==> flow/design.v <==
`timescale 1ns/10ps
module IOTDF( clk, rst, in_en, iot_in, fn_sel, busy, valid, iot_out);
input          clk;
input          rst;
input          in_en;
input  [7:0]   iot_in;
input  [2:0]   fn_sel;
output         busy;
output         valid;
output [127:0] iot_out;
localparam ENCRYPT = 1, DECRYPT = 2, CRC_GEN = 3, TOP2MAX = 4, LAST2MIN = 5;
localparam FUNC_LEFT_1 = 0, FUNC_LEFT_2 = 1, FUNC_RIGHT_1 = 2, FUNC_RIGHT_2 = 3, FUNC_KEEP = 4;
reg [3:0]cnt_read_r, cnt_read_w;  
reg [2:0]cnt_round_r, cnt_round_w;  
reg [1:0]start_output_flag_r, start_output_flag_w;  
reg [2:0] fn_sel_r;
wire [2:0]fn_sel_w = fn_sel;
reg [127:0]iot_in_r, iot_in_w;
reg valid_r;
reg [127:0]iot_out1_r, iot_out1_w;
reg [127:0]iot_out2_r, iot_out2_w;
wire [63:0]IP_out;
wire [31:0]IP_out_L, IP_out_R;
wire [63:0]FP_in, FP_out;
wire [31:0]XOR_out, XOR_in1, XOR_in2;
reg [31:0]MUX_out1_63_32, MUX_out1_31_0;
wire [63:0]MUX_out1_127_64;
wire [55:0]MUX_sub_key_gen_in;
reg [2:0]sub_key_gen_func;
wire [55:0]PC1_out;
wire [47:0]KEY;
wire [55:0]KEY_before_PC2_w, KEY_before_PC2_r;  
wire [2:0]CRC_remainder;
reg [10:0]crc_dividend_in;
reg [127:0]crc_iot_out1_w;
reg Is_in_biggerthan_out1_r, Is_in_biggerthan_out1_w;  
reg Is_in_biggerthan_out2_r, Is_in_biggerthan_out2_w;  
wire Is_in_biggerthan_out1_8b, Is_in_biggerthan_out2_8b;  
wire Is_in_equal_out1_8b, Is_in_equal_out2_8b;  
reg [7:0]cmp_in_in, cmp_in_out1, cmp_in_out2;  
assign busy = 0;
assign valid = valid_r; 
assign iot_out = ((fn_sel_r==TOP2MAX || fn_sel_r==LAST2MIN) && cnt_read_r==1)? iot_out1_r:iot_out2_r;  
always@(*)begin
	cnt_read_w = (in_en)?cnt_read_r + 1'b1:cnt_read_r;
end
always@(posedge clk or posedge rst)begin
	if(rst) cnt_read_r <= 0;
	else cnt_read_r <= cnt_read_w;
end
always@(*)begin
	cnt_round_w = (cnt_read_r==15)? cnt_round_r + 1'b1:cnt_round_r;
end
always@(posedge clk or posedge rst)begin
	if(rst) cnt_round_r <= 0;
	else cnt_round_r <= cnt_round_w;
end
always@(*)begin
	if(start_output_flag_r==0 && cnt_read_r==15)start_output_flag_w = 1;
	else if(start_output_flag_r==1 && cnt_read_r==15)start_output_flag_w = 2;
	else start_output_flag_w = start_output_flag_r;
end
always@(posedge clk or posedge rst)begin
	if(rst) start_output_flag_r <= 0;
	else start_output_flag_r <= start_output_flag_w;
end
always@(posedge clk)begin  
	if(rst)begin end
	else fn_sel_r <= fn_sel_w;
end
always@(posedge clk or posedge rst)begin
	if(rst) valid_r <= 1'b0;
	else if((fn_sel_r==TOP2MAX || fn_sel_r==LAST2MIN))begin
		valid_r <= ((cnt_read_r==0 || cnt_read_r==1) && cnt_round_r==0 && start_output_flag_r == 2);
	end
	else begin
		valid_r <= (cnt_read_r==0 && start_output_flag_r == 2);
	end 
end
always@(posedge clk)begin
	if(rst)begin end
	else iot_in_r <= iot_in_w;
end
always@(*)begin
	iot_out1_w = iot_out1_r;
	if(fn_sel_r==ENCRYPT || fn_sel_r==DECRYPT)begin
		iot_out1_w[63:0] = {MUX_out1_63_32, MUX_out1_31_0};
		iot_out1_w[119:64] = KEY_before_PC2_w;
	end
	else if(fn_sel_r==CRC_GEN)begin
		if(cnt_read_r==0)iot_out1_w = iot_in_r;
		else iot_out1_w = crc_iot_out1_w;
	end
	else begin  
		if(cnt_round_r==1 && cnt_read_r==0)begin  
			iot_out1_w = iot_in_r; 
		end
		else if(cnt_read_r==0)begin  
			if((fn_sel_r==TOP2MAX  &&   Is_in_biggerthan_out1_w &&  Is_in_biggerthan_out2_w)||
			   (fn_sel_r==LAST2MIN && (!Is_in_biggerthan_out1_w)&&(!Is_in_biggerthan_out2_w))) iot_out1_w = iot_in_r;
		end
	end
end
always@(posedge clk)begin
	if(rst)begin end
	else iot_out1_r <= iot_out1_w;
end
always@(*)begin
	iot_out2_w = iot_out2_r;
	if(fn_sel_r==ENCRYPT || fn_sel_r==DECRYPT)begin
		if(cnt_read_r==0)iot_out2_w[63:0] = FP_out;  
		if(cnt_read_r==1)iot_out2_w[127:64] = iot_in_r[127:64];  
	end
	else if(fn_sel_r==CRC_GEN)begin
		if(cnt_read_r==0)iot_out2_w = CRC_remainder; 
	end
	else begin  
		if(cnt_round_r==1 && cnt_read_r==0)begin  
			iot_out2_w = (fn_sel_r==TOP2MAX)? 0:{128{1'b1}};  
		end
		else if(cnt_read_r==0)begin  
			if(fn_sel_r==TOP2MAX && Is_in_biggerthan_out2_w)begin
				if(Is_in_biggerthan_out1_w) iot_out2_w = iot_out1_r;
				else iot_out2_w = iot_in_r;
			end
			if(fn_sel_r==LAST2MIN && !Is_in_biggerthan_out2_w)begin
				if(!Is_in_biggerthan_out1_w) iot_out2_w = iot_out1_r;
				else iot_out2_w = iot_in_r;
			end
		end
	end
end
always@(posedge clk)begin
	if(rst)begin end
	else iot_out2_r <= iot_out2_w;
end
assign IP_out = {iot_in_r[ 6],iot_in_r[14],iot_in_r[22],iot_in_r[30]
			    ,iot_in_r[38],iot_in_r[46],iot_in_r[54],iot_in_r[62]
			    ,iot_in_r[ 4],iot_in_r[12],iot_in_r[20],iot_in_r[28]
			    ,iot_in_r[36],iot_in_r[44],iot_in_r[52],iot_in_r[60]
			    ,iot_in_r[ 2],iot_in_r[10],iot_in_r[18],iot_in_r[26]
			    ,iot_in_r[34],iot_in_r[42],iot_in_r[50],iot_in_r[58]
			    ,iot_in_r[ 0],iot_in_r[ 8],iot_in_r[16],iot_in_r[24]
			    ,iot_in_r[32],iot_in_r[40],iot_in_r[48],iot_in_r[56]
			    ,iot_in_r[ 7],iot_in_r[15],iot_in_r[23],iot_in_r[31]
			    ,iot_in_r[39],iot_in_r[47],iot_in_r[55],iot_in_r[63]
			    ,iot_in_r[ 5],iot_in_r[13],iot_in_r[21],iot_in_r[29]
			    ,iot_in_r[37],iot_in_r[45],iot_in_r[53],iot_in_r[61]
			    ,iot_in_r[ 3],iot_in_r[11],iot_in_r[19],iot_in_r[27]
			    ,iot_in_r[35],iot_in_r[43],iot_in_r[51],iot_in_r[59]
			    ,iot_in_r[ 1],iot_in_r[ 9],iot_in_r[17],iot_in_r[25]
			    ,iot_in_r[33],iot_in_r[41],iot_in_r[49],iot_in_r[57]};
assign 	{IP_out_L, IP_out_R} = IP_out;
assign FP_in = {XOR_out, iot_out1_r[31:0]};
assign FP_out = {FP_in[24],FP_in[56],FP_in[16],FP_in[48]
			    ,FP_in[ 8],FP_in[40],FP_in[ 0],FP_in[32]
			    ,FP_in[25],FP_in[57],FP_in[17],FP_in[49]
			    ,FP_in[ 9],FP_in[41],FP_in[ 1],FP_in[33]
			    ,FP_in[26],FP_in[58],FP_in[18],FP_in[50]
			    ,FP_in[10],FP_in[42],FP_in[ 2],FP_in[34]
			    ,FP_in[27],FP_in[59],FP_in[19],FP_in[51]
			    ,FP_in[11],FP_in[43],FP_in[ 3],FP_in[35]
			    ,FP_in[28],FP_in[60],FP_in[20],FP_in[52]
			    ,FP_in[12],FP_in[44],FP_in[ 4],FP_in[36]
			    ,FP_in[29],FP_in[61],FP_in[21],FP_in[53]
			    ,FP_in[13],FP_in[45],FP_in[ 5],FP_in[37]
			    ,FP_in[30],FP_in[62],FP_in[22],FP_in[54]
			    ,FP_in[14],FP_in[46],FP_in[ 6],FP_in[38]
			    ,FP_in[31],FP_in[63],FP_in[23],FP_in[55]
			    ,FP_in[15],FP_in[47],FP_in[ 7],FP_in[39]};
assign PC1_out = {iot_in_r[ 71],iot_in_r[ 79],iot_in_r[ 87],iot_in_r[95]
				 ,iot_in_r[103],iot_in_r[111],iot_in_r[119],iot_in_r[127]
				 ,iot_in_r[ 70],iot_in_r[ 78],iot_in_r[ 86],iot_in_r[94]
				 ,iot_in_r[102],iot_in_r[110],iot_in_r[118],iot_in_r[126]
				 ,iot_in_r[ 69],iot_in_r[ 77],iot_in_r[ 85],iot_in_r[93]
				 ,iot_in_r[101],iot_in_r[109],iot_in_r[117],iot_in_r[125]
				 ,iot_in_r[ 68],iot_in_r[ 76],iot_in_r[ 84],iot_in_r[92]
				 ,iot_in_r[ 65],iot_in_r[ 73],iot_in_r[ 81],iot_in_r[89]
				 ,iot_in_r[ 97],iot_in_r[105],iot_in_r[113],iot_in_r[121]
				 ,iot_in_r[ 66],iot_in_r[ 74],iot_in_r[ 82],iot_in_r[90]
				 ,iot_in_r[ 98],iot_in_r[106],iot_in_r[114],iot_in_r[122]
				 ,iot_in_r[ 67],iot_in_r[ 75],iot_in_r[ 83],iot_in_r[91]
				 ,iot_in_r[ 99],iot_in_r[107],iot_in_r[115],iot_in_r[123]
				 ,iot_in_r[100],iot_in_r[108],iot_in_r[116],iot_in_r[124]};
assign KEY_before_PC2_r = iot_out1_r[119:64];
assign KEY = {KEY_before_PC2_r[42],KEY_before_PC2_r[39],KEY_before_PC2_r[45],KEY_before_PC2_r[32]			     
			 ,KEY_before_PC2_r[55],KEY_before_PC2_r[51],KEY_before_PC2_r[53],KEY_before_PC2_r[28]			     
			 ,KEY_before_PC2_r[41],KEY_before_PC2_r[50],KEY_before_PC2_r[35],KEY_before_PC2_r[46]			     
			 ,KEY_before_PC2_r[33],KEY_before_PC2_r[37],KEY_before_PC2_r[44],KEY_before_PC2_r[52]			     
			 ,KEY_before_PC2_r[30],KEY_before_PC2_r[48],KEY_before_PC2_r[40],KEY_before_PC2_r[49]			     
			 ,KEY_before_PC2_r[29],KEY_before_PC2_r[36],KEY_before_PC2_r[43],KEY_before_PC2_r[54]			     
			 ,KEY_before_PC2_r[15],KEY_before_PC2_r[ 4],KEY_before_PC2_r[25],KEY_before_PC2_r[19]			     
			 ,KEY_before_PC2_r[ 9],KEY_before_PC2_r[ 1],KEY_before_PC2_r[26],KEY_before_PC2_r[16]			     
			 ,KEY_before_PC2_r[ 5],KEY_before_PC2_r[11],KEY_before_PC2_r[23],KEY_before_PC2_r[ 8]			     
			 ,KEY_before_PC2_r[12],KEY_before_PC2_r[ 7],KEY_before_PC2_r[17],KEY_before_PC2_r[ 0]			     
			 ,KEY_before_PC2_r[22],KEY_before_PC2_r[ 3],KEY_before_PC2_r[10],KEY_before_PC2_r[14]			
			 ,KEY_before_PC2_r[ 6],KEY_before_PC2_r[20],KEY_before_PC2_r[27],KEY_before_PC2_r[24]};
always@(*)begin
	if(fn_sel_r==1)begin  
		if(cnt_read_r==0||cnt_read_r==1||cnt_read_r==8||cnt_read_r==15) sub_key_gen_func = FUNC_LEFT_1;  
		else sub_key_gen_func = FUNC_LEFT_2;  
	end
	else begin  
		if(cnt_read_r==0||cnt_read_r==1||cnt_read_r==8||cnt_read_r==15) sub_key_gen_func = (cnt_read_r==0)? FUNC_KEEP:FUNC_RIGHT_1;  
		else sub_key_gen_func = FUNC_RIGHT_2;  
	end
end
Sub_Key Sub_Key_u(
	.sub_key_in(MUX_sub_key_gen_in),
	.func_in(sub_key_gen_func),
	.sub_key_out(KEY_before_PC2_w));	
F_Function F_Function_u(
.key_in(KEY),
.R_in(iot_out1_r[31:0]),
.F_out(XOR_in2));
assign XOR_in1 = iot_out1_r[63:32];
assign XOR_out = XOR_in1 ^ XOR_in2;
assign MUX_sub_key_gen_in = (cnt_read_r==0)? PC1_out:KEY_before_PC2_r;
always@(*)begin
	if(cnt_read_r==0)MUX_out1_63_32 = IP_out_L;
	else MUX_out1_63_32 = iot_out1_r[31:0];
end
always@(*)begin
	if(cnt_read_r==0)MUX_out1_31_0 = IP_out_R;
	else MUX_out1_31_0 = XOR_out;
end
CRC_Gen CRC_Gen_u(
.crc_dividend_in(crc_dividend_in),  
.crc_remainder_out(CRC_remainder));
always@(*)begin
	Is_in_biggerthan_out1_w = (Is_in_equal_out1_8b)? Is_in_biggerthan_out1_r:Is_in_biggerthan_out1_8b;
	Is_in_biggerthan_out2_w = (Is_in_equal_out2_8b)? Is_in_biggerthan_out2_r:Is_in_biggerthan_out2_8b;
end
always@(posedge clk)begin
	if(rst)begin end
	else begin
		Is_in_biggerthan_out1_r <= Is_in_biggerthan_out1_w;
		Is_in_biggerthan_out2_r <= Is_in_biggerthan_out2_w;
	end
end
always@(*)begin
	iot_in_w = iot_in_r;
	crc_iot_out1_w = iot_out1_r;
	case(cnt_read_r)
	1:begin
		cmp_in_in   =   iot_in_r[7:0];
		cmp_in_out1 = iot_out1_r[7:0];
		cmp_in_out2 = iot_out2_r[7:0];
		iot_in_w[15:8] = iot_in;
		crc_dividend_in = iot_out1_r[127:117];
		crc_iot_out1_w[119:117] = CRC_remainder;
	end
	2:begin
		cmp_in_in   =   iot_in_r[15:8];
		cmp_in_out1 = iot_out1_r[15:8];
		cmp_in_out2 = iot_out2_r[15:8];
		iot_in_w[23:16] = iot_in;
		crc_dividend_in = iot_out1_r[119:109];
		crc_iot_out1_w[111:109] = CRC_remainder;
	end
	3:begin
		cmp_in_in   =   iot_in_r[23:16];
		cmp_in_out1 = iot_out1_r[23:16];
		cmp_in_out2 = iot_out2_r[23:16];
		iot_in_w[31:24] = iot_in;
		crc_dividend_in = iot_out1_r[111:101];
		crc_iot_out1_w[103:101] = CRC_remainder;
	end
	4:begin
		cmp_in_in   =   iot_in_r[31:24];
		cmp_in_out1 = iot_out1_r[31:24];
		cmp_in_out2 = iot_out2_r[31:24];
		iot_in_w[39:32] = iot_in;
		crc_dividend_in = iot_out1_r[103:93];
		crc_iot_out1_w[95:93] = CRC_remainder;
	end
	5:begin
		cmp_in_in   =   iot_in_r[39:32];
		cmp_in_out1 = iot_out1_r[39:32];
		cmp_in_out2 = iot_out2_r[39:32];
		iot_in_w[47:40] = iot_in;
		crc_dividend_in = iot_out1_r[95:85];
		crc_iot_out1_w[87:85] = CRC_remainder;
	end
	6:begin
		cmp_in_in   =   iot_in_r[47:40];
		cmp_in_out1 = iot_out1_r[47:40];
		cmp_in_out2 = iot_out2_r[47:40];
		iot_in_w[55:48] = iot_in;
		crc_dividend_in = iot_out1_r[87:77];
		crc_iot_out1_w[79:77] = CRC_remainder;
	end
	7:begin
		cmp_in_in   =   iot_in_r[55:48];
		cmp_in_out1 = iot_out1_r[55:48];
		cmp_in_out2 = iot_out2_r[55:48];
		iot_in_w[63:56] = iot_in;
		crc_dividend_in = iot_out1_r[79:69];
		crc_iot_out1_w[71:69] = CRC_remainder;
	end
	8:begin
		cmp_in_in   =   iot_in_r[63:56];
		cmp_in_out1 = iot_out1_r[63:56];
		cmp_in_out2 = iot_out2_r[63:56];
		iot_in_w[71:64] = iot_in;
		crc_dividend_in = iot_out1_r[71:61];
		crc_iot_out1_w[63:61] = CRC_remainder;
	end
	9:begin
		cmp_in_in   =   iot_in_r[71:64];
		cmp_in_out1 = iot_out1_r[71:64];
		cmp_in_out2 = iot_out2_r[71:64];
		iot_in_w[79:72] = iot_in;
		crc_dividend_in = iot_out1_r[63:53];
		crc_iot_out1_w[55:53] = CRC_remainder;
	end
	10:begin
		cmp_in_in   =   iot_in_r[79:72];
		cmp_in_out1 = iot_out1_r[79:72];
		cmp_in_out2 = iot_out2_r[79:72];
		iot_in_w[87:80] = iot_in;
		crc_dividend_in = iot_out1_r[55:45];
		crc_iot_out1_w[47:45] = CRC_remainder;
	end
	11:begin
		cmp_in_in   =   iot_in_r[87:80];
		cmp_in_out1 = iot_out1_r[87:80];
		cmp_in_out2 = iot_out2_r[87:80];
		iot_in_w[95:88] = iot_in;
		crc_dividend_in = iot_out1_r[47:37];
		crc_iot_out1_w[39:37] = CRC_remainder;
	end
	12:begin
		cmp_in_in   =   iot_in_r[95:88];
		cmp_in_out1 = iot_out1_r[95:88];
		cmp_in_out2 = iot_out2_r[95:88];
		iot_in_w[103:96] = iot_in;
		crc_dividend_in = iot_out1_r[39:29];
		crc_iot_out1_w[31:29] = CRC_remainder;
	end
	13:begin
		cmp_in_in   =   iot_in_r[103:96];
		cmp_in_out1 = iot_out1_r[103:96];
		cmp_in_out2 = iot_out2_r[103:96];
		iot_in_w[111:104] = iot_in;
		crc_dividend_in = iot_out1_r[31:21];
		crc_iot_out1_w[23:21] = CRC_remainder;
	end
	14:begin
		cmp_in_in   =   iot_in_r[111:104];
		cmp_in_out1 = iot_out1_r[111:104];
		cmp_in_out2 = iot_out2_r[111:104];
		iot_in_w[119:112] = iot_in;
		crc_dividend_in = iot_out1_r[23:13];
		crc_iot_out1_w[15:13] = CRC_remainder;
	end
	15:begin
		cmp_in_in   =   iot_in_r[119:112];
		cmp_in_out1 = iot_out1_r[119:112];
		cmp_in_out2 = iot_out2_r[119:112];
		iot_in_w[127:120] = iot_in;
		crc_dividend_in = iot_out1_r[15:5];
		crc_iot_out1_w[7:5] = CRC_remainder;
	end
	0:begin
		cmp_in_in   =   iot_in_r[127:120];
		cmp_in_out1 = iot_out1_r[127:120];
		cmp_in_out2 = iot_out2_r[127:120];
		iot_in_w[7:0] = iot_in;
		crc_dividend_in = {iot_out1_r[7:0], 3'b0};
	end
	endcase
end
assign Is_in_biggerthan_out1_8b = (cmp_in_in > cmp_in_out1);
assign Is_in_biggerthan_out2_8b = (cmp_in_in > cmp_in_out2);
assign Is_in_equal_out1_8b = (cmp_in_in == cmp_in_out1);
assign Is_in_equal_out2_8b = (cmp_in_in == cmp_in_out2);
endmodule
module F_Function(
input   [47:0] key_in,
input   [31:0] R_in,
output  [31:0] F_out);
wire [47:0]expansion_out = {R_in[ 0],R_in[31],R_in[30],R_in[29]
						   ,R_in[28],R_in[27],R_in[28],R_in[27]
						   ,R_in[26],R_in[25],R_in[24],R_in[23]
						   ,R_in[24],R_in[23],R_in[22],R_in[21]
						   ,R_in[20],R_in[19],R_in[20],R_in[19]
						   ,R_in[18],R_in[17],R_in[16],R_in[15]
						   ,R_in[16],R_in[15],R_in[14],R_in[13]
						   ,R_in[12],R_in[11],R_in[12],R_in[11]
						   ,R_in[10],R_in[ 9],R_in[ 8],R_in[ 7]
						   ,R_in[ 8],R_in[ 7],R_in[ 6],R_in[ 5]
						   ,R_in[ 4],R_in[ 3],R_in[ 4],R_in[ 3]
						   ,R_in[ 2],R_in[ 1],R_in[ 0],R_in[31]};
wire [47:0]xor_out = key_in ^ expansion_out;
wire [5:0]S1_in = xor_out[47:42];
wire [5:0]S2_in = xor_out[41:36];
wire [5:0]S3_in = xor_out[35:30];
wire [5:0]S4_in = xor_out[29:24];
wire [5:0]S5_in = xor_out[23:18];
wire [5:0]S6_in = xor_out[17:12];
wire [5:0]S7_in = xor_out[11: 6];
wire [5:0]S8_in = xor_out[ 5: 0];
reg [3:0]S1_out;
reg [3:0]S2_out;
reg [3:0]S3_out;
reg [3:0]S4_out;
reg [3:0]S5_out;
reg [3:0]S6_out;
reg [3:0]S7_out;
reg [3:0]S8_out;
always@(*)begin
	case({S1_in[5], S1_in[0]})
		2'b00:begin
			case(S1_in[4:1])
				4'b0000: S1_out = 14;
				4'b0001: S1_out = 4;
				4'b0010: S1_out = 13;
				4'b0011: S1_out = 1;
				4'b0100: S1_out = 2;
				4'b0101: S1_out = 15;
				4'b0110: S1_out = 11;
				4'b0111: S1_out = 8;
				4'b1000: S1_out = 3;
				4'b1001: S1_out = 10;
				4'b1010: S1_out = 6;
				4'b1011: S1_out = 12;
				4'b1100: S1_out = 5;
				4'b1101: S1_out = 9;
				4'b1110: S1_out = 0;
				4'b1111: S1_out = 7;
			endcase
		end
		2'b01:begin
			case(S1_in[4:1])
				4'b0000: S1_out = 0;
				4'b0001: S1_out = 15;
				4'b0010: S1_out = 7;
				4'b0011: S1_out = 4;
				4'b0100: S1_out = 14;
				4'b0101: S1_out = 2;
				4'b0110: S1_out = 13;
				4'b0111: S1_out = 1;
				4'b1000: S1_out = 10;
				4'b1001: S1_out = 6;
				4'b1010: S1_out = 12;
				4'b1011: S1_out = 11;
				4'b1100: S1_out = 9;
				4'b1101: S1_out = 5;
				4'b1110: S1_out = 3;
				4'b1111: S1_out = 8;
			endcase
		end
		2'b10:begin
			case(S1_in[4:1])
				4'b0000: S1_out = 4;
				4'b0001: S1_out = 1;
				4'b0010: S1_out = 14;
				4'b0011: S1_out = 8;
				4'b0100: S1_out = 13;
				4'b0101: S1_out = 6;
				4'b0110: S1_out = 2;
				4'b0111: S1_out = 11;
				4'b1000: S1_out = 15;
				4'b1001: S1_out = 12;
				4'b1010: S1_out = 9;
				4'b1011: S1_out = 7;
				4'b1100: S1_out = 3;
				4'b1101: S1_out = 10;
				4'b1110: S1_out = 5;
				4'b1111: S1_out = 0;
			endcase
		end
		2'b11:begin
			case(S1_in[4:1])
				4'b0000: S1_out = 15;
				4'b0001: S1_out = 12;
				4'b0010: S1_out = 8;
				4'b0011: S1_out = 2;
				4'b0100: S1_out = 4;
				4'b0101: S1_out = 9;
				4'b0110: S1_out = 1;
				4'b0111: S1_out = 7;
				4'b1000: S1_out = 5;
				4'b1001: S1_out = 11;
				4'b1010: S1_out = 3;
				4'b1011: S1_out = 14;
				4'b1100: S1_out = 10;
				4'b1101: S1_out = 0;
				4'b1110: S1_out = 6;
				4'b1111: S1_out = 13;
			endcase
		end
	endcase
end
always@(*)begin
	case({S2_in[5], S2_in[0]})
		2'b00:begin
			case(S2_in[4:1])
				4'b0000: S2_out = 15;
				4'b0001: S2_out = 1;
				4'b0010: S2_out = 8;
				4'b0011: S2_out = 14;
				4'b0100: S2_out = 6;
				4'b0101: S2_out = 11;
				4'b0110: S2_out = 3;
				4'b0111: S2_out = 4;
				4'b1000: S2_out = 9;
				4'b1001: S2_out = 7;
				4'b1010: S2_out = 2;
				4'b1011: S2_out = 13;
				4'b1100: S2_out = 12;
				4'b1101: S2_out = 0;
				4'b1110: S2_out = 5;
				4'b1111: S2_out = 10;
			endcase
		end
		2'b01:begin
			case(S2_in[4:1])
				4'b0000: S2_out = 3;
				4'b0001: S2_out = 13;
				4'b0010: S2_out = 4;
				4'b0011: S2_out = 7;
				4'b0100: S2_out = 15;
				4'b0101: S2_out = 2;
				4'b0110: S2_out = 8;
				4'b0111: S2_out = 14;
				4'b1000: S2_out = 12;
				4'b1001: S2_out = 0;
				4'b1010: S2_out = 1;
				4'b1011: S2_out = 10;
				4'b1100: S2_out = 6;
				4'b1101: S2_out = 9;
				4'b1110: S2_out = 11;
				4'b1111: S2_out = 5;
			endcase
		end
		2'b10:begin
			case(S2_in[4:1])
				4'b0000: S2_out = 0;
				4'b0001: S2_out = 14;
				4'b0010: S2_out = 7;
				4'b0011: S2_out = 11;
				4'b0100: S2_out = 10;
				4'b0101: S2_out = 4;
				4'b0110: S2_out = 13;
				4'b0111: S2_out = 1;
				4'b1000: S2_out = 5;
				4'b1001: S2_out = 8;
				4'b1010: S2_out = 12;
				4'b1011: S2_out = 6;
				4'b1100: S2_out = 9;
				4'b1101: S2_out = 3;
				4'b1110: S2_out = 2;
				4'b1111: S2_out = 15;
			endcase
		end
		2'b11:begin
			case(S2_in[4:1])
				4'b0000: S2_out = 13;
				4'b0001: S2_out = 8;
				4'b0010: S2_out = 10;
				4'b0011: S2_out = 1;
				4'b0100: S2_out = 3;
				4'b0101: S2_out = 15;
				4'b0110: S2_out = 4;
				4'b0111: S2_out = 2;
				4'b1000: S2_out = 11;
				4'b1001: S2_out = 6;
				4'b1010: S2_out = 7;
				4'b1011: S2_out = 12;
				4'b1100: S2_out = 0;
				4'b1101: S2_out = 5;
				4'b1110: S2_out = 14;
				4'b1111: S2_out = 9;
			endcase
		end
	endcase
end
always@(*)begin
	case({S3_in[5], S3_in[0]})
		2'b00:begin
			case(S3_in[4:1])
				4'b0000: S3_out = 10;
				4'b0001: S3_out = 0;
				4'b0010: S3_out = 9;
				4'b0011: S3_out = 14;
				4'b0100: S3_out = 6;
				4'b0101: S3_out = 3;
				4'b0110: S3_out = 15;
				4'b0111: S3_out = 5;
				4'b1000: S3_out = 1;
				4'b1001: S3_out = 13;
				4'b1010: S3_out = 12;
				4'b1011: S3_out = 7;
				4'b1100: S3_out = 11;
				4'b1101: S3_out = 4;
				4'b1110: S3_out = 2;
				4'b1111: S3_out = 8;
			endcase
		end
		2'b01:begin
			case(S3_in[4:1])
				4'b0000: S3_out = 13;
				4'b0001: S3_out = 7;
				4'b0010: S3_out = 0;
				4'b0011: S3_out = 9;
				4'b0100: S3_out = 3;
				4'b0101: S3_out = 4;
				4'b0110: S3_out = 6;
				4'b0111: S3_out = 10;
				4'b1000: S3_out = 2;
				4'b1001: S3_out = 8;
				4'b1010: S3_out = 5;
				4'b1011: S3_out = 14;
				4'b1100: S3_out = 12;
				4'b1101: S3_out = 11;
				4'b1110: S3_out = 15;
				4'b1111: S3_out = 1;
			endcase
		end
		2'b10:begin
			case(S3_in[4:1])
				4'b0000: S3_out = 13;
				4'b0001: S3_out = 6;
				4'b0010: S3_out = 4;
				4'b0011: S3_out = 9;
				4'b0100: S3_out = 8;
				4'b0101: S3_out = 15;
				4'b0110: S3_out = 3;
				4'b0111: S3_out = 0;
				4'b1000: S3_out = 11;
				4'b1001: S3_out = 1;
				4'b1010: S3_out = 2;
				4'b1011: S3_out = 12;
				4'b1100: S3_out = 5;
				4'b1101: S3_out = 10;
				4'b1110: S3_out = 14;
				4'b1111: S3_out = 7;
			endcase
		end
		2'b11:begin
			case(S3_in[4:1])
				4'b0000: S3_out = 1;
				4'b0001: S3_out = 10;
				4'b0010: S3_out = 13;
				4'b0011: S3_out = 0;
				4'b0100: S3_out = 6;
				4'b0101: S3_out = 9;
				4'b0110: S3_out = 8;
				4'b0111: S3_out = 7;
				4'b1000: S3_out = 4;
				4'b1001: S3_out = 15;
				4'b1010: S3_out = 14;
				4'b1011: S3_out = 3;
				4'b1100: S3_out = 11;
				4'b1101: S3_out = 5;
				4'b1110: S3_out = 2;
				4'b1111: S3_out = 12;
			endcase
		end
	endcase
end
always@(*)begin
	case({S4_in[5], S4_in[0]})
		2'b00:begin
			case(S4_in[4:1])
				4'b0000: S4_out = 7;
				4'b0001: S4_out = 13;
				4'b0010: S4_out = 14;
				4'b0011: S4_out = 3;
				4'b0100: S4_out = 0;
				4'b0101: S4_out = 6;
				4'b0110: S4_out = 9;
				4'b0111: S4_out = 10;
				4'b1000: S4_out = 1;
				4'b1001: S4_out = 2;
				4'b1010: S4_out = 8;
				4'b1011: S4_out = 5;
				4'b1100: S4_out = 11;
				4'b1101: S4_out = 12;
				4'b1110: S4_out = 4;
				4'b1111: S4_out = 15;
			endcase
		end
		2'b01:begin
			case(S4_in[4:1])
				4'b0000: S4_out = 13;
				4'b0001: S4_out = 8;
				4'b0010: S4_out = 11;
				4'b0011: S4_out = 5;
				4'b0100: S4_out = 6;
				4'b0101: S4_out = 15;
				4'b0110: S4_out = 0;
				4'b0111: S4_out = 3;
				4'b1000: S4_out = 4;
				4'b1001: S4_out = 7;
				4'b1010: S4_out = 2;
				4'b1011: S4_out = 12;
				4'b1100: S4_out = 1;
				4'b1101: S4_out = 10;
				4'b1110: S4_out = 14;
				4'b1111: S4_out = 9;
			endcase
		end
		2'b10:begin
			case(S4_in[4:1])
				4'b0000: S4_out = 10;
				4'b0001: S4_out = 6;
				4'b0010: S4_out = 9;
				4'b0011: S4_out = 0;
				4'b0100: S4_out = 12;
				4'b0101: S4_out = 11;
				4'b0110: S4_out = 7;
				4'b0111: S4_out = 13;
				4'b1000: S4_out = 15;
				4'b1001: S4_out = 1;
				4'b1010: S4_out = 3;
				4'b1011: S4_out = 14;
				4'b1100: S4_out = 5;
				4'b1101: S4_out = 2;
				4'b1110: S4_out = 8;
				4'b1111: S4_out = 4;
			endcase
		end
		2'b11:begin
			case(S4_in[4:1])
				4'b0000: S4_out = 3;
				4'b0001: S4_out = 15;
				4'b0010: S4_out = 0;
				4'b0011: S4_out = 6;
				4'b0100: S4_out = 10;
				4'b0101: S4_out = 1;
				4'b0110: S4_out = 13;
				4'b0111: S4_out = 8;
				4'b1000: S4_out = 9;
				4'b1001: S4_out = 4;
				4'b1010: S4_out = 5;
				4'b1011: S4_out = 11;
				4'b1100: S4_out = 12;
				4'b1101: S4_out = 7;
				4'b1110: S4_out = 2;
				4'b1111: S4_out = 14;
			endcase
		end
	endcase
end
always@(*)begin
	case({S5_in[5], S5_in[0]})
		2'b00:begin
			case(S5_in[4:1])
				4'b0000: S5_out = 2;
				4'b0001: S5_out = 12;
				4'b0010: S5_out = 4;
				4'b0011: S5_out = 1;
				4'b0100: S5_out = 7;
				4'b0101: S5_out = 10;
				4'b0110: S5_out = 11;
				4'b0111: S5_out = 6;
				4'b1000: S5_out = 8;
				4'b1001: S5_out = 5;
				4'b1010: S5_out = 3;
				4'b1011: S5_out = 15;
				4'b1100: S5_out = 13;
				4'b1101: S5_out = 0;
				4'b1110: S5_out = 14;
				4'b1111: S5_out = 9;
			endcase
		end
		2'b01:begin
			case(S5_in[4:1])
				4'b0000: S5_out = 14;
				4'b0001: S5_out = 11;
				4'b0010: S5_out = 2;
				4'b0011: S5_out = 12;
				4'b0100: S5_out = 4;
				4'b0101: S5_out = 7;
				4'b0110: S5_out = 13;
				4'b0111: S5_out = 1;
				4'b1000: S5_out = 5;
				4'b1001: S5_out = 0;
				4'b1010: S5_out = 15;
				4'b1011: S5_out = 10;
				4'b1100: S5_out = 3;
				4'b1101: S5_out = 9;
				4'b1110: S5_out = 8;
				4'b1111: S5_out = 6;
			endcase
		end
		2'b10:begin
			case(S5_in[4:1])
				4'b0000: S5_out = 4;
				4'b0001: S5_out = 2;
				4'b0010: S5_out = 1;
				4'b0011: S5_out = 11;
				4'b0100: S5_out = 10;
				4'b0101: S5_out = 13;
				4'b0110: S5_out = 7;
				4'b0111: S5_out = 8;
				4'b1000: S5_out = 15;
				4'b1001: S5_out = 9;
				4'b1010: S5_out = 12;
				4'b1011: S5_out = 5;
				4'b1100: S5_out = 6;
				4'b1101: S5_out = 3;
				4'b1110: S5_out = 0;
				4'b1111: S5_out = 14;
			endcase
		end
		2'b11:begin
			case(S5_in[4:1])
				4'b0000: S5_out = 11;
				4'b0001: S5_out = 8;
				4'b0010: S5_out = 12;
				4'b0011: S5_out = 7;
				4'b0100: S5_out = 1;
				4'b0101: S5_out = 14;
				4'b0110: S5_out = 2;
				4'b0111: S5_out = 13;
				4'b1000: S5_out = 6;
				4'b1001: S5_out = 15;
				4'b1010: S5_out = 0;
				4'b1011: S5_out = 9;
				4'b1100: S5_out = 10;
				4'b1101: S5_out = 4;
				4'b1110: S5_out = 5;
				4'b1111: S5_out = 3;
			endcase
		end
	endcase
end
always@(*)begin
	case({S6_in[5], S6_in[0]})
		2'b00:begin
			case(S6_in[4:1])
				4'b0000: S6_out = 12;
				4'b0001: S6_out = 1;
				4'b0010: S6_out = 10;
				4'b0011: S6_out = 15;
				4'b0100: S6_out = 9;
				4'b0101: S6_out = 2;
				4'b0110: S6_out = 6;
				4'b0111: S6_out = 8;
				4'b1000: S6_out = 0;
				4'b1001: S6_out = 13;
				4'b1010: S6_out = 3;
				4'b1011: S6_out = 4;
				4'b1100: S6_out = 14;
				4'b1101: S6_out = 7;
				4'b1110: S6_out = 5;
				4'b1111: S6_out = 11;
			endcase
		end
		2'b01:begin
			case(S6_in[4:1])
				4'b0000: S6_out = 10;
				4'b0001: S6_out = 15;
				4'b0010: S6_out = 4;
				4'b0011: S6_out = 2;
				4'b0100: S6_out = 7;
				4'b0101: S6_out = 12;
				4'b0110: S6_out = 9;
				4'b0111: S6_out = 5;
				4'b1000: S6_out = 6;
				4'b1001: S6_out = 1;
				4'b1010: S6_out = 13;
				4'b1011: S6_out = 14;
				4'b1100: S6_out = 0;
				4'b1101: S6_out = 11;
				4'b1110: S6_out = 3;
				4'b1111: S6_out = 8;
			endcase
		end
		2'b10:begin
			case(S6_in[4:1])
				4'b0000: S6_out = 9;
				4'b0001: S6_out = 14;
				4'b0010: S6_out = 15;
				4'b0011: S6_out = 5;
				4'b0100: S6_out = 2;
				4'b0101: S6_out = 8;
				4'b0110: S6_out = 12;
				4'b0111: S6_out = 3;
				4'b1000: S6_out = 7;
				4'b1001: S6_out = 0;
				4'b1010: S6_out = 4;
				4'b1011: S6_out = 10;
				4'b1100: S6_out = 1;
				4'b1101: S6_out = 13;
				4'b1110: S6_out = 11;
				4'b1111: S6_out = 6;
			endcase
		end
		2'b11:begin
			case(S6_in[4:1])
				4'b0000: S6_out = 4;
				4'b0001: S6_out = 3;
				4'b0010: S6_out = 2;
				4'b0011: S6_out = 12;
				4'b0100: S6_out = 9;
				4'b0101: S6_out = 5;
				4'b0110: S6_out = 15;
				4'b0111: S6_out = 10;
				4'b1000: S6_out = 11;
				4'b1001: S6_out = 14;
				4'b1010: S6_out = 1;
				4'b1011: S6_out = 7;
				4'b1100: S6_out = 6;
				4'b1101: S6_out = 0;
				4'b1110: S6_out = 8;
				4'b1111: S6_out = 13;
			endcase
		end
	endcase
end
always@(*)begin
	case({S7_in[5], S7_in[0]})
		2'b00:begin
			case(S7_in[4:1])
				4'b0000: S7_out = 4;
				4'b0001: S7_out = 11;
				4'b0010: S7_out = 2;
				4'b0011: S7_out = 14;
				4'b0100: S7_out = 15;
				4'b0101: S7_out = 0;
				4'b0110: S7_out = 8;
				4'b0111: S7_out = 13;
				4'b1000: S7_out = 3;
				4'b1001: S7_out = 12;
				4'b1010: S7_out = 9;
				4'b1011: S7_out = 7;
				4'b1100: S7_out = 5;
				4'b1101: S7_out = 10;
				4'b1110: S7_out = 6;
				4'b1111: S7_out = 1;
			endcase
		end
		2'b01:begin
			case(S7_in[4:1])
				4'b0000: S7_out = 13;
				4'b0001: S7_out = 0;
				4'b0010: S7_out = 11;
				4'b0011: S7_out = 7;
				4'b0100: S7_out = 4;
				4'b0101: S7_out = 9;
				4'b0110: S7_out = 1;
				4'b0111: S7_out = 10;
				4'b1000: S7_out = 14;
				4'b1001: S7_out = 3;
				4'b1010: S7_out = 5;
				4'b1011: S7_out = 12;
				4'b1100: S7_out = 2;
				4'b1101: S7_out = 15;
				4'b1110: S7_out = 8;
				4'b1111: S7_out = 6;
			endcase
		end
		2'b10:begin
			case(S7_in[4:1])
				4'b0000: S7_out = 1;
				4'b0001: S7_out = 4;
				4'b0010: S7_out = 11;
				4'b0011: S7_out = 13;
				4'b0100: S7_out = 12;
				4'b0101: S7_out = 3;
				4'b0110: S7_out = 7;
				4'b0111: S7_out = 14;
				4'b1000: S7_out = 10;
				4'b1001: S7_out = 15;
				4'b1010: S7_out = 6;
				4'b1011: S7_out = 8;
				4'b1100: S7_out = 0;
				4'b1101: S7_out = 5;
				4'b1110: S7_out = 9;
				4'b1111: S7_out = 2;
			endcase
		end
		2'b11:begin
			case(S7_in[4:1])
				4'b0000: S7_out = 6;
				4'b0001: S7_out = 11;
				4'b0010: S7_out = 13;
				4'b0011: S7_out = 8;
				4'b0100: S7_out = 1;
				4'b0101: S7_out = 4;
				4'b0110: S7_out = 10;
				4'b0111: S7_out = 7;
				4'b1000: S7_out = 9;
				4'b1001: S7_out = 5;
				4'b1010: S7_out = 0;
				4'b1011: S7_out = 15;
				4'b1100: S7_out = 14;
				4'b1101: S7_out = 2;
				4'b1110: S7_out = 3;
				4'b1111: S7_out = 12;
			endcase
		end
	endcase
end
always@(*)begin
	case({S8_in[5], S8_in[0]})
		2'b00:begin
			case(S8_in[4:1])
				4'b0000: S8_out = 13;
				4'b0001: S8_out = 2;
				4'b0010: S8_out = 8;
				4'b0011: S8_out = 4;
				4'b0100: S8_out = 6;
				4'b0101: S8_out = 15;
				4'b0110: S8_out = 11;
				4'b0111: S8_out = 1;
				4'b1000: S8_out = 10;
				4'b1001: S8_out = 9;
				4'b1010: S8_out = 3;
				4'b1011: S8_out = 14;
				4'b1100: S8_out = 5;
				4'b1101: S8_out = 0;
				4'b1110: S8_out = 12;
				4'b1111: S8_out = 7;
			endcase
		end
		2'b01:begin
			case(S8_in[4:1])
				4'b0000: S8_out = 1;
				4'b0001: S8_out = 15;
				4'b0010: S8_out = 13;
				4'b0011: S8_out = 8;
				4'b0100: S8_out = 10;
				4'b0101: S8_out = 3;
				4'b0110: S8_out = 7;
				4'b0111: S8_out = 4;
				4'b1000: S8_out = 12;
				4'b1001: S8_out = 5;
				4'b1010: S8_out = 6;
				4'b1011: S8_out = 11;
				4'b1100: S8_out = 0;
				4'b1101: S8_out = 14;
				4'b1110: S8_out = 9;
				4'b1111: S8_out = 2;
			endcase
		end
		2'b10:begin
			case(S8_in[4:1])
				4'b0000: S8_out = 7;
				4'b0001: S8_out = 11;
				4'b0010: S8_out = 4;
				4'b0011: S8_out = 1;
				4'b0100: S8_out = 9;
				4'b0101: S8_out = 12;
				4'b0110: S8_out = 14;
				4'b0111: S8_out = 2;
				4'b1000: S8_out = 0;
				4'b1001: S8_out = 6;
				4'b1010: S8_out = 10;
				4'b1011: S8_out = 13;
				4'b1100: S8_out = 15;
				4'b1101: S8_out = 3;
				4'b1110: S8_out = 5;
				4'b1111: S8_out = 8;
			endcase
		end
		2'b11:begin
			case(S8_in[4:1])
				4'b0000: S8_out = 2;
				4'b0001: S8_out = 1;
				4'b0010: S8_out = 14;
				4'b0011: S8_out = 7;
				4'b0100: S8_out = 4;
				4'b0101: S8_out = 10;
				4'b0110: S8_out = 8;
				4'b0111: S8_out = 13;
				4'b1000: S8_out = 15;
				4'b1001: S8_out = 12;
				4'b1010: S8_out = 9;
				4'b1011: S8_out = 0;
				4'b1100: S8_out = 3;
				4'b1101: S8_out = 5;
				4'b1110: S8_out = 6;
				4'b1111: S8_out = 11;
			endcase
		end
	endcase
end
wire [31:0]P_in = {S1_out,S2_out,S3_out,S4_out,S5_out,S6_out,S7_out,S8_out};
assign F_out = {P_in[16],P_in[25],P_in[12],P_in[11]
			   ,P_in[ 3],P_in[20],P_in[ 4],P_in[15]
			   ,P_in[31],P_in[17],P_in[ 9],P_in[ 6]
			   ,P_in[27],P_in[14],P_in[ 1],P_in[22]
			   ,P_in[30],P_in[24],P_in[ 8],P_in[18]
			   ,P_in[ 0],P_in[ 5],P_in[29],P_in[23]
			   ,P_in[13],P_in[19],P_in[ 2],P_in[26]
			   ,P_in[10],P_in[21],P_in[28],P_in[ 7]};
endmodule
module Sub_Key(
input   [55:0] sub_key_in,
input   [2:0] func_in,
output  reg[55:0] sub_key_out);
localparam FUNC_LEFT_1 = 0, FUNC_LEFT_2 = 1, FUNC_RIGHT_1 = 2, FUNC_RIGHT_2 = 3, FUNC_KEEP = 4;
wire [27:0]sub_key_in_msb = sub_key_in[55:28];
wire [27:0]sub_key_in_lsb = sub_key_in[27:0];
wire [27:0]sub_key_in_msb_left_1 = {sub_key_in_msb[26:0], sub_key_in_msb[27]};
wire [27:0]sub_key_in_lsb_left_1 = {sub_key_in_lsb[26:0], sub_key_in_lsb[27]};
wire [27:0]sub_key_in_msb_left_2 = {sub_key_in_msb[25:0], sub_key_in_msb[27:26]};
wire [27:0]sub_key_in_lsb_left_2 = {sub_key_in_lsb[25:0], sub_key_in_lsb[27:26]};
wire [27:0]sub_key_in_msb_right_1 = {sub_key_in_msb[0], sub_key_in_msb[27:1]};
wire [27:0]sub_key_in_lsb_right_1 = {sub_key_in_lsb[0], sub_key_in_lsb[27:1]};
wire [27:0]sub_key_in_msb_right_2 = {sub_key_in_msb[1:0], sub_key_in_msb[27:2]};
wire [27:0]sub_key_in_lsb_right_2 = {sub_key_in_lsb[1:0], sub_key_in_lsb[27:2]};
always@(*)begin
	case(func_in)
		FUNC_LEFT_1: sub_key_out = {sub_key_in_msb_left_1, sub_key_in_lsb_left_1};
		FUNC_LEFT_2: sub_key_out = {sub_key_in_msb_left_2, sub_key_in_lsb_left_2};
		FUNC_RIGHT_1: sub_key_out = {sub_key_in_msb_right_1, sub_key_in_lsb_right_1};
		FUNC_RIGHT_2: sub_key_out = {sub_key_in_msb_right_2, sub_key_in_lsb_right_2};
		FUNC_KEEP: sub_key_out = sub_key_in;
		default: sub_key_out = sub_key_in;
	endcase
end
endmodule
module CRC_Gen(
input   [10:0] crc_dividend_in,
output   [2:0] crc_remainder_out);
assign crc_remainder_out[2] =  crc_dividend_in[9] ^ crc_dividend_in[8] ^ crc_dividend_in[6] ^ crc_dividend_in[5] ^ crc_dividend_in[3] ^ crc_dividend_in[2];
assign crc_remainder_out[1] =  crc_dividend_in[10] ^ crc_dividend_in[9] ^ crc_dividend_in[7] ^ crc_dividend_in[6] ^ crc_dividend_in[4] ^ crc_dividend_in[3] ^ crc_dividend_in[1];
assign crc_remainder_out[0] =  crc_dividend_in[0];
endmodule
# Step by step through the tools: IOTDF

What the tools print for IOTDF, step after step.
Lines are those of the file above, counted from 1.
Operators: Yosys type, input widths -> output width; for muxes data width and select width s.
Cell names lack the library's common part.
The mark -- stands for no value.

Design top: IOTDF
Clock: clk
Cell library: sky130hd
Corner: tt_025C_1v80

# Word-level counts

Source: Yosys, flattened and elaborated, memories not mapped. Widths are those after wreduce. Registers that Yosys merges into a memory's read port (data or address) are not register bits. Print and check cells do not count.
Yosys's memory passes give these memory sizes; they may raise the number of words (mostly to a power of two), join words into wider ones and drop unused or constant bits.

Bitwise gates (word level): 31
$add $sub $neg: 2
$lt $le $gt $ge: 2
Reductions and logical operators: 106
Muxes and demuxes: 77
Eq/ne operators: 71

Operators with widths:

| cell               | number |
| $mux 128           | 15 |
| $pmux 8 s16        | 3 |
| $mux 64            | 5 |
| $reduce_or 15->1   | 16 |
| $pmux 56 s4        | 1 |
| $reduce_or 14->1   | 15 |
| $pmux 11 s16       | 1 |
| $mux 8             | 16 |
| $pmux 4 s4         | 8 |
| $mux 56            | 2 |
| $reduce_and 4->1   | 16 |
| $mux 32            | 2 |
| $ne 4x4->1 const B | 15 |
| $mux 3             | 18 |
| $xor 48x48->48     | 1 |
| $eq 2x2->1 const B | 17 |
| $reduce_and 2->1   | 16 |
| $xor 32x32->32     | 1 |
| $eq 4x4->1 const B | 8 |
| $not 1->1          | 18 |
| $eq 2x1->1 const B | 9 |
| $logic_not 2->1    | 9 |
| $eq 4x3->1 const B | 4 |
| $gt 8x8->1         | 2 |
| $eq 8x8->1         | 2 |
| $reduce_and 5->1   | 3 |
| $logic_and 1x1->1  | 13 |
| $eq 3x2->1 const B | 4 |

Not listed: further kinds 20, cells in them 49.

Memory bits (read-only): 2048
Elaborated cells: 363
Memories: 32
Input port bits: 14
Register bits after elaboration: 399

Memories:

| memory          | words | bits a word | rd ports | write ports | RTL line | text |
| (no name shown) | 16    | 4           | 1        | 0           | 1003     | `case(S8_in[4:1])` |
| (no name shown) | 16    | 4           | 1        | 0           | 1023     | `case(S8_in[4:1])` |
| (no name shown) | 16    | 4           | 1        | 0           | 1043     | `case(S8_in[4:1])` |
| (no name shown) | 16    | 4           | 1        | 0           | 1063     | `case(S8_in[4:1])` |
| (no name shown) | 16    | 4           | 1        | 0           | 919      | `case(S7_in[4:1])` |
| (no name shown) | 16    | 4           | 1        | 0           | 939      | `case(S7_in[4:1])` |

Memories not listed: 26.

# Logic depth

Yosys ltp: most cells in a row. Word level: on the elaborated netlist, between registers, memories and ports. Mapped: between sequential cells and ports; inverters and the memories' decode and read muxes count.

Depth in word-level cells: 13
ABC_AREA: 0
Mapped depth: 24
Depth with buffers taken out: 19

# Netlist

The flow's flattened synthesis, as Yosys stat reports it; memories are mapped. The netlist is that of the ABC_AREA named above (0 if unset); the other value can give another one.

Cell count: 3366
Mapped area: 31208.7 um^2
Buffer cells: 392
Flip-flop cells: 400

Cell types:

| type      | number | total area (um^2) |
| edfxtp_1  | 389    | 1.17E+04 |
| mux2_2    | 138    | 1553.99 |
| o21ai_0   | 249    | 1.25E+03 |
| nand2_1   | 329    | 1.23E+03 |
| a21oi_1   | 234    | 1.17E+03 |
| clkbuf_1  | 301    | 1.13E+03 |
| ha_1      | 84     | 1.05E+03 |
| a22oi_1   | 130    | 975.936 |
| mux4_2    | 38     | 855.821 |
| a211oi_1  | 106    | 795.763 |
| nor2_1    | 176    | 660.634 |
| xnor2_1   | 72     | 630.605 |
| o2bb2ai_1 | 69     | 604.33 |
| xor2_1    | 63     | 551.779 |
| and3_1    | 77     | 481.712 |
| nand3_1   | 94     | 470.451 |
| mux2i_1   | 44     | 440.422 |
| a221oi_1  | 44     | 385.37 |

Other cell types: 67; their cells: 729.
By module: a second synthesis without flattening, with its own total; a netlist apart from the flattened one above.

Cell total of the unflattened synthesis: 3453
Area total of the unflattened synthesis: 32429.9 um^2

Rows give one instance, submodules left out.

Modules:

| module     | cells | instances | seq. area (um^2) | area (um^2) |
| IOTDF      | 2451  | 1         | 11957.7          | 25039.0 |
| F_Function | 702   | 1         | 0.0              | 5141.2 |
| Sub_Key    | 293   | 1         | 0.0              | 2148.3 |
| CRC_Gen    | 7     | 1         | 0.0              | 101.3 |

# Timing after synthesis

Source: OpenSTA report_checks on the synthesized netlist (no wires, ideal clock, input and output delay 20% of the period each), path of least setup slack; recovery checks are left aside. Register names are those of the netlist, which keeps one name where synthesis merged equal registers.

Path kind: reg-to-reg
Start: register cnt_read_r[0]
End: register iot_out2_r[100]
Clock period: 6000 ps
Stages on the path: 21
Data required time: 5435 ps
Setup slack: -2724 ps
Arrival time: 8159 ps
Path delay: 8724 ps
Synthesis period reached: 8724 ps

"path delay" is the arrival time less input delay plus setup time.
"stages on the path": output pins that drive a net of the path, with the launching flip-flop's if there is one; two outputs of one cell count as two.
"synthesis period reached" is the clock period less the worst setup slack; recovery checks do not enter. This is arithmetic on one report: input and output delays are still those of the set period (20% each).
The rows between start and end are the longest chain of elaborated cells between them; the timing report does not say that the signal goes this way. Where chains are equally long, one stands for them.
Each line given opens the expression or statement behind the cell; cells for indexed reads and writes are added by Yosys, which also makes memories of some case tables.
Only ways into the end's enable, where the timed path ends, are counted here.

Path through: dfrtp_1 -> inv_1 -> ha_1 -> buf_2 -> buf_2 -> nor3b_1 -> clkbuf_1 -> buf_1 -> a222oi_1 -> and3_1 -> a41oi_1 -> ha_1 -> a21o_1 -> a21o_1 -> a21oi_1 -> a21o_1 -> inv_1 -> a21o_1 -> a21oi_1 -> nor2_1 -> nor3_1
Cells in the longest elaborated chain: 8
Elaborated cells between the ends (all ways): 30
Those cells by class: compare: 1; eq/ne: 18; mux: 3; reduce/logical: 8

Ends and longest elaborated chain, post-synthesis:

| element           | RTL line | text |
| start, declared   | 13       | `reg [3:0]cnt_read_r, cnt_read_w;` |
| start, assigned   | 48       | `if(rst) cnt_read_r <= 0;` |
| start, assigned   | 49       | `else cnt_read_r <= cnt_read_w;` |
| $logic_not 4->1   | 244      | `case(cnt_read_r)` |
| $pmux 8 s16       | 244      |  |
| $gt 8x8->1        | 375      | `assign Is_in_biggerthan_out2_8b = (cmp_in_in > cmp_in_out2);` |
| $mux 1            | 232      | `Is_in_biggerthan_out2_w = (Is_in_equal_out2_8b)? Is_in_biggerthan_out2_r:Is_in_biggerthan_out2_8b;` |
| $logic_not 1->1   | 126      | `if(fn_sel_r==LAST2MIN && !Is_in_biggerthan_out2_w)begin` |
| $logic_and 1x1->1 | 126      |  |
| $reduce_bool 5->1 | --       |  |
| $reduce_and 5->1  | --       |  |
| end, assigned     | 135      | `else iot_out2_r <= iot_out2_w;` |
| end, declared     | 21       | `reg [127:0]iot_out2_r, iot_out2_w;` |

# Worst path after layout

Path of least setup slack in the final report of run 2 (OpenROAD, finished layout, wires in). Where an end is a register, its clock arrival counts in the times.
The report prints the path's times to 10 ps; the period is as set.

Path kind: reg-to-reg
Start: register cnt_read_r[0]
End: register iot_out1_r[39]
Data required time: 5880 ps
Arrival time: 6170 ps
Clock period: 5450 ps
Stages on the path: 21
Setup slack: -290 ps

The rows between start and end are the longest chain of elaborated cells between them; the timing report does not say that the signal goes this way. Where chains are equally long, one stands for them.
Only ways into the end's enable, where the timed path ends, are counted here.

Path through: dfrtp_2 -> ha_1 -> buf_6 -> buf_6 -> and3b_1 -> buf_4 -> a22oi_2 -> nand4_1 -> or3_1 -> o21ai_2 -> ha_4 -> nor2b_2 -> o211ai_1 -> a31o_2 -> a21o_4 -> o211a_1 -> o21ai_1 -> a311o_2 -> buf_6 -> o211ai_1 -> buf_4
Cells in the longest elaborated chain: 10
Elaborated cells between the ends (all ways): 38
Those cells by class: compare: 2; eq/ne: 18; mux: 5; reduce/logical: 13

Ends and longest elaborated chain, after layout:

| element                        | RTL line | text |
| start, declared                | 13       | `reg [3:0]cnt_read_r, cnt_read_w;` |
| start, assigned                | 48       | `if(rst) cnt_read_r <= 0;` |
| start, assigned                | 49       | `else cnt_read_r <= cnt_read_w;` |
| $logic_not 4->1                | 244      | `case(cnt_read_r)` |
| $pmux 8 s16                    | 244      |  |
| $gt 8x8->1                     | 374      | `assign Is_in_biggerthan_out1_8b = (cmp_in_in > cmp_in_out1);` |
| $mux 1                         | 231      | `Is_in_biggerthan_out1_w = (Is_in_equal_out1_8b)? Is_in_biggerthan_out1_r:Is_in_biggerthan_out1_8b;` |
| $logic_not 1->1                | 100      | `(fn_sel_r==LAST2MIN && (!Is_in_biggerthan_out1_w)&&(!Is_in_biggerthan_out2_w))) iot_out1_w = iot_in_r;` |
| $logic_and 1x1->1 (2 in a row) | 100      |  |
| $logic_or 1x1->1               | 99       | `if((fn_sel_r==TOP2MAX && Is_in_biggerthan_out1_w && Is_in_biggerthan_out2_w)\|\|` |
| $reduce_bool 4->1              | --       |  |
| $reduce_and 4->1               | --       |  |
| end, assigned                  | 106      | `else iot_out1_r <= iot_out1_w;` |
| end, declared                  | 20       | `reg [127:0]iot_out1_r, iot_out1_w;` |

## Implementation results

Record of 4 stored runs of the RTL-to-layout flow on IOTDF, platform sky130hd. The runs are unordered. Constraints: input delay and output delay 20% of the set period each, output load 0.01 pF.
"clock period reached": clock period set for the run, less the worst setup slack. It is reckoned from that one timing run; input and output delays stay at 20% of the period that was set.
Settings: - = not set for that run.
A result given as - is not shown for that run.

| setting or result                      | run 1 | run 2    | run 3    | run 4 |
| CAP_MARGIN                             | 15    | 0        | 20       | 20    |
| CELL_PAD_IN_SITES_GLOBAL_PLACEMENT     | 2     | 1        | -        | 2     |
| CORE_ASPECT_RATIO                      | 1.77  | 1.92     | -        | -     |
| CORE_MARGIN                            | 8     | 2        | 2        | 4     |
| CORE_UTILIZATION                       | 58    | 22       | 30       | 66    |
| CTS_CLUSTER_DIAMETER                   | 253   | 367      | -        | 115   |
| CTS_CLUSTER_SIZE                       | 77    | 83       | -        | -     |
| GPL_ROUTABILITY_DRIVEN                 | 1     | 0        | -        | 0     |
| GPL_TIMING_DRIVEN                      | 0     | 0        | -        | 1     |
| PLACE_DENSITY                          | 0.37  | -        | -        | -     |
| SETUP_SLACK_MARGIN                     | 1.08  | -        | 0.1      | -0.91 |
| SLEW_MARGIN                            | 35    | 20       | 20       | 20    |
| period_ns                              | 5.0   | 5.45     | 6.0      | 9.34  |
| ABC_AREA                               | -     | 0        | -        | 0     |
| CELL_PAD_IN_SITES_DETAIL_PLACEMENT     | -     | 2        | -        | 1     |
| HOLD_SLACK_MARGIN                      | -     | -0.06    | -        | -     |
| MAX_ROUTING_LAYER                      | -     | met4     | -        | -     |
| PLACE_DENSITY_LB_ADDON                 | -     | 0.15     | -        | -     |
| TNS_END_PERCENT                        | -     | 75       | -        | 60    |
| standard-cell area after layout (um^2) | -     | 38261.7  | 36722.7  | -     |
| final utilization (%)                  | -     | 27.1     | 35.5     | -     |
| synthesis area (um^2)                  | -     | 31208.7  | 31208.7  | -     |
| full die area (um^2)                   | -     | 145047.0 | 106625.0 | -     |
| worst setup slack after layout (ps)    | -     | -293     | 282      | -     |
| clock period reached (ps)              | -     | 5743     | 5718     | -     |

Run 1: not finished: placement ended with error GPL-0301
Run 4: not finished: placement ended with error GPL-0301
